==> flow/design.v <==
module mux32
  (
   input [4:0] sel_i,
   input [31:0] data_i,
   output data_o
   );
   genvar i;
   wire [1:0] data_mux16_w;
   wire       data_mux32_w;
   assign data_mux32_w = (sel_i[4]) ? data_mux16_w[1] : data_mux16_w[0];
   assign data_o = data_mux32_w;
generate
   for(i=0;i<2;i=i+1)
     begin : mux16
	mux16 mux16
	 (
	  .sel_i(sel_i[3:0]),
	  .data_i(data_i[(i*16+15)-:16]),
	  .data_o(data_mux16_w[i])
	  );
     end 
endgenerate  
endmodule
module mux16
  (
   input [3:0] 	sel_i,
   input [15:0] data_i,
   output 	data_o
   );
   genvar 	i;
   wire [3:0] 	data_mux4_w;
   wire [1:0] 	data_mux8_w;
   wire 	data_mux16_w;
   assign data_mux8_w[0] = (sel_i[2]) ? data_mux4_w[1] : data_mux4_w[0];
   assign data_mux8_w[1] = (sel_i[2]) ? data_mux4_w[3] : data_mux4_w[2];
   assign data_mux16_w = (sel_i[3]) ? data_mux8_w[1] : data_mux8_w[0];
generate
   for(i=0;i<4;i=i+1)
     begin : mux4
	mux4 mux4
	 (
	  .sel_i(sel_i[1:0]),
	  .data_i(data_i[(i*4+3)-:4]),
	  .data_o(data_mux4_w[i])
	  );
     end 
endgenerate
   assign data_o = data_mux16_w;
endmodule
module mux4
  (
   input [1:0] sel_i,
   input [3:0] data_i,
   output data_o
   );
   reg 	  data_v;
   always @(*)
     case(sel_i)
       2'b00 : data_v = data_i[0];
       2'b01 : data_v = data_i[1];
       2'b10 : data_v = data_i[2];
       2'b11 : data_v = data_i[3];
     endcase
   assign data_o = data_v;
endmodule
module registers_32x32
  (
   input       clk_i,
   input       reset_ni,
   input       write_enable_i,
   input [4:0] register_addr_a_i,
   input [4:0] register_addr_b_i,
   input [4:0] register_write_i,
   input [31:0] write_data_i,
   output [31:0] read_data_a_o,
   output [31:0] read_data_b_o
   );
   integer 	 i;
   wire [4:0] 	 enable_data_w;
   reg 		 enable_register_v [1:31];
   reg [31:0] 	 register [1:31];
   assign enable_data_w = register_write_i & {5{write_enable_i}};
   always @(*)
     begin
	for(i=1;i<32;i=i+1)
	  begin
	     enable_register_v[i] = 1'b0;
	  end
	for(i=1;i<32;i=i+1)
	  begin
	     if (enable_data_w == i) enable_register_v[i] = 1'b1;
	  end 
     end 
   always @(posedge clk_i or negedge reset_ni)
     begin
	if (!reset_ni)
	  for(i=1;i<32;i=i+1)
	    begin
	       register[i] <= 32'b0;
	    end
	else
	  for(i=1;i<32;i=i+1)
	    begin
	       if (enable_register_v[i])
		 begin
		    register[i] <= write_data_i;
		 end
	    end 
     end 
   wire [31:0] decoded_read_a_data_w;
   wire [31:0] decoded_read_b_data_w;
   genvar      j;
generate
   for(j=0;j<32;j=j+1)
     begin : multiplexer
	mux32 mux32_a
	 (
	  .sel_i(register_addr_a_i),
	  .data_i({register[31][j],
		   register[30][j],
		   register[29][j],
		   register[28][j],
		   register[27][j],
		   register[26][j],
		   register[25][j],
		   register[24][j],
		   register[23][j],
		   register[22][j],
		   register[21][j],
		   register[20][j],
		   register[19][j],
		   register[18][j],
		   register[17][j],
		   register[16][j],
		   register[15][j],
		   register[14][j],
		   register[13][j],
		   register[12][j],
		   register[11][j],
		   register[10][j],
		   register[9][j],
		   register[8][j],
		   register[7][j],
		   register[6][j],
		   register[5][j],
		   register[4][j],
		   register[3][j],
		   register[2][j],
		   register[1][j],
		   1'b0}),
	  .data_o(decoded_read_a_data_w[j])
	  );
	mux32 mux32_b
	 (
	  .sel_i(register_addr_b_i),
	  .data_i({register[31][j],
		   register[30][j],
		   register[29][j],
		   register[28][j],
		   register[27][j],
		   register[26][j],
		   register[25][j],
		   register[24][j],
		   register[23][j],
		   register[22][j],
		   register[21][j],
		   register[20][j],
		   register[19][j],
		   register[18][j],
		   register[17][j],
		   register[16][j],
		   register[15][j],
		   register[14][j],
		   register[13][j],
		   register[12][j],
		   register[11][j],
		   register[10][j],
		   register[9][j],
		   register[8][j],
		   register[7][j],
		   register[6][j],
		   register[5][j],
		   register[4][j],
		   register[3][j],
		   register[2][j],
		   register[1][j],
		   1'b0}),
	  .data_o(decoded_read_b_data_w[j])
	  );
     end 
endgenerate 
   assign read_data_a_o = decoded_read_a_data_w;
   assign read_data_b_o = decoded_read_b_data_w;
endmodule 
# Step by step through the tools: registers_32x32
# Tool output for the design above, in the order of the flow.
# Lines are those of the file above, counted from 1.
# Operators: Yosys type, input widths -> output width; for muxes data width and select width s.
# Library cell names are shortened.
# A cell with n/a has no value.
# design
top_module,registers_32x32
clk_port,clk_i
cell_library,sky130hd
lib_corner,tt_025C_1v80

# Word-level counts
# Counts by Yosys on the flattened word-level netlist (proc, flatten, opt, wreduce). Print and check cells are left out. Cells with the same type and inputs are merged into one.
# word_totals
elab_cells,1062
input_bits,50
output_inout_bits,64
ff_bits,992
# op_classes
equal,37
reduce_and_logical,2
muxes,991
logic,1
# op_table
operator,count
$pmux 1 s4,512
$mux 1,479
$eq 5x5->1 const B,16
$eq 5x4->1 const B,8
$eq 5x3->1 const B,4
$eq 5x2->1 const B,2
$eq 2x2->1 const B,4
$eq 5x1->1 const B,1
$and 5x5->5,1
$eq 2x1->1 const B,2
$logic_not 2->1,2

# Longest topological paths
# Yosys ltp: most cells in a row. Word level: on the elaborated netlist, between registers, memories and ports. Mapped: between sequential cells and ports; inverters and the memories' decode and read muxes count.
# depth
ltp_word,5
abc_area,1
mapped_depth,12
mapped_depth_nobuf,8

# Synthesis result
# Yosys stat after the flow's synthesis: flattened, memories mapped to cells. It holds for the ABC_AREA given above (unset counts as 0); a run with the other value may have another netlist.
# types
cell_type,count,type_area_um2
dfrtp_1,992,2.48E+04
nand2_1,2507,9.41E+03
nand3_1,1186,5.94E+03
o21ai_0,1180,5.91E+03
a21oi_1,448,2242.15
clkbuf_1,528,1.98E+03
inv_1,312,1.17E+03
o21ai_1,175,875.84
buf_2,110,550.528
buf_4,68,510.49
o21bai_1,24,180.173
buf_1,37,138.883
nand3_2,13,130.125
nand2_2,10,62.56
nand3b_1,8,60.058
nor2_2,7,43.792
inv_2,10,37.536
nor2_4,2,22.522
# Not listed: further types 5, cells in them 10.
# mapped
ffs,992
cells,7627
mapped_area_um2,54150.7
seqArea_um2,24823.8
n_buf,743

# Worst setup path after synthesis
# Path of least setup slack by OpenSTA after synthesis, without wires, with an ideal clock, recovery checks aside; 20% of the period is set as input and as output delay. Where synthesis merged equal registers, the netlist keeps one of their names.
# synth_timing
path_kind,input to output
start,input port register_addr_b_i[0]
end,output port read_data_b_o[17]
period_ps,6000
setup_slack_ps,2307
input_delay_ps,1200
delay_ps,1293
n_path_buf,4
t_first_pin_ps,1200
arrival_ps,2493
output_delay_ps,1200
driving_pins,11
required_ps,4800
period_less_setup_slack_ps,3693
# "delay_ps" = arrival - input delay + setup time.
# A path that ends at an output port has no setup time.
# "driving_pins" counts driving pins, that of a launching flip-flop among them; a cell with two outputs on the path counts twice.
# "period_less_setup_slack_ps" is the clock period less the worst setup slack; recovery checks do not enter. This is arithmetic on one report: input and output delays are still those of the set period (20% each).
# Between the ends stands the longest chain of elaborated cells between them, by number of cells; it is not shown to be the way that was timed. Of several equally long chains one is given.
# Each line given opens the expression or statement behind the cell; cells for indexed reads and writes are added by Yosys, which also makes memories of some case tables.
# synth_between
path_cell_list,buf_2 nor2_1 buf_2 buf_2 nand2_1 nand3_1 nand2_1 nand3_1 nand3_1 nand2_1 buf_4
elab_chain_len,5
cells_between,19
cone_lines,5
classes_between,3 x eq/ne; 15 x mux; 1 x reduce/logical
# synth_lines
item,line_no,text
from (decl),72,"input [4:0] register_addr_b_i,"
$eq 2x2->1,58,case(sel_i)
$pmux 1 s4,58,
$mux 1,34,assign data_mux8_w[0] = (sel_i[2]) ? data_mux4_w[1] : data_mux4_w[0];
$mux 1,36,assign data_mux16_w = (sel_i[3]) ? data_mux8_w[1] : data_mux8_w[0];
$mux 1,10,assign data_mux32_w = (sel_i[4]) ? data_mux16_w[1] : data_mux16_w[0];
to (decl),76,output [31:0] read_data_b_o
# Nets of the timed path that keep an RTL name, with a line that drives or declares them; the list need not be complete.
# synth_nets
signal,line_no
multiplexer[17].mux32_b.data_o,10

# Worst path after layout
# Path of least setup slack in the final report of run 1 (OpenROAD, finished layout, wires in). Where an end is a register, its clock arrival counts in the times.
# The report prints the path's times to 10 ps; the period is as set.
# layout_timing
path_kind,input to output
start,input port register_addr_b_i[0]
end,output port read_data_b_o[11]
setup_slack_ps,750
t_first_pin_ps,1170
period_ps,5850
driving_pins,10
required_ps,4680
arrival_ps,3930
n_path_buf,4
output_delay_ps,1170
input_delay_ps,1170
# Between the ends stands the longest chain of elaborated cells between them, by number of cells; it is not shown to be the way that was timed. Of several equally long chains one is given.
# layout_between
path_cell_list,buf_4 buf_4 nor2_4 buf_12 a21oi_1 nand2_1 nand3_1 nand3_1 nand2_1 clkdlybuf4s50_1
elab_chain_len,5
cells_between,19
cone_lines,5
classes_between,3 x eq/ne; 15 x mux; 1 x reduce/logical
# layout_lines
item,line_no,text
from (decl),72,"input [4:0] register_addr_b_i,"
$eq 2x2->1,58,case(sel_i)
$pmux 1 s4,58,
$mux 1,34,assign data_mux8_w[0] = (sel_i[2]) ? data_mux4_w[1] : data_mux4_w[0];
$mux 1,36,assign data_mux16_w = (sel_i[3]) ? data_mux8_w[1] : data_mux8_w[0];
$mux 1,10,assign data_mux32_w = (sel_i[4]) ? data_mux16_w[1] : data_mux16_w[0];
to (decl),76,output [31:0] read_data_b_o

# 7 stored runs of registers_32x32 in the flow (synthesis by Yosys, layout by OpenROAD, sky130hd cells), in arbitrary order. Constraints: input delay and output delay 20% of the set period each, output load 0.01 pF.
# By "power_mw" is meant OpenSTA's value without simulated activity: inputs other than the clock are taken to toggle once in ten clock periods, and the tool carries that through the logic.
# Among the settings, - means not set for that run.
# A result given as - is not shown for that run.
run name,ABC_AREA,CORE_UTILIZATION,CTS_CLUSTER_SIZE,HOLD_SLACK_MARGIN,MAX_ROUTING_LAYER,PLACE_DENSITY,period_ns,CAP_MARGIN,CORE_MARGIN,SLEW_MARGIN,CELL_PAD_IN_SITES_GLOBAL_PLACEMENT,GPL_TIMING_DRIVEN,SETUP_SLACK_MARGIN,GPL_ROUTABILITY_DRIVEN,PLACE_DENSITY_LB_ADDON,CELL_PAD_IN_SITES_DETAIL_PLACEMENT,CORE_ASPECT_RATIO,CTS_CLUSTER_DIAMETER,MIN_ROUTING_LAYER,TNS_END_PERCENT,yosys_chip_area_um2,die_area_um2,power_mw,final_setup_tns_ps,stdcell_area_um2,ws_setup_ps
run 1,1,57,77,-0.07,met5,0.69,5.85,20,2,20,-,-,-,-,-,-,-,-,-,-,54150.7,97481.3,19.503,0,59249.3,753
run 2,-,38,-,-,-,0.56,5.92,20,2,20,2,0,0.95,-,-,-,-,-,-,-,55932.4,150276.0,21.292,0,66268.6,937
run 3,-,35,59,-,-,-,6.0,25,2,20,-,-,1.42,0,0.07,-,-,-,-,-,55932.4,163022.0,20.772,0,66083.4,1308
run 4,-,35,59,-,-,-,6.0,15,2,15,-,1,-,0,0.07,2,1.69,265,met2,65,55932.4,163130.0,15.650,0,59359.4,48
run 5,0,55,-,-,met4,-,3.94,20,2,20,-,-,-0.01,1,0.19,-,-,363,met1,15,55932.4,104261.0,29.834,-288,64070.2,-69
run 6,0,72,77,-0.07,met4,-,5.85,20,9,40,-,0,1.27,-,0.28,-,-,327,met2,10,-,-,-,-,-,-
run 7,0,68,44,-,met4,-,6.27,20,2,35,-,0,0.98,0,0.05,-,-,-,met2,-,-,-,-,-,-,-
# Run 6: did not finish, routing stopped with GRT-0116
# Run 7: did not finish, routing stopped with GRT-0116
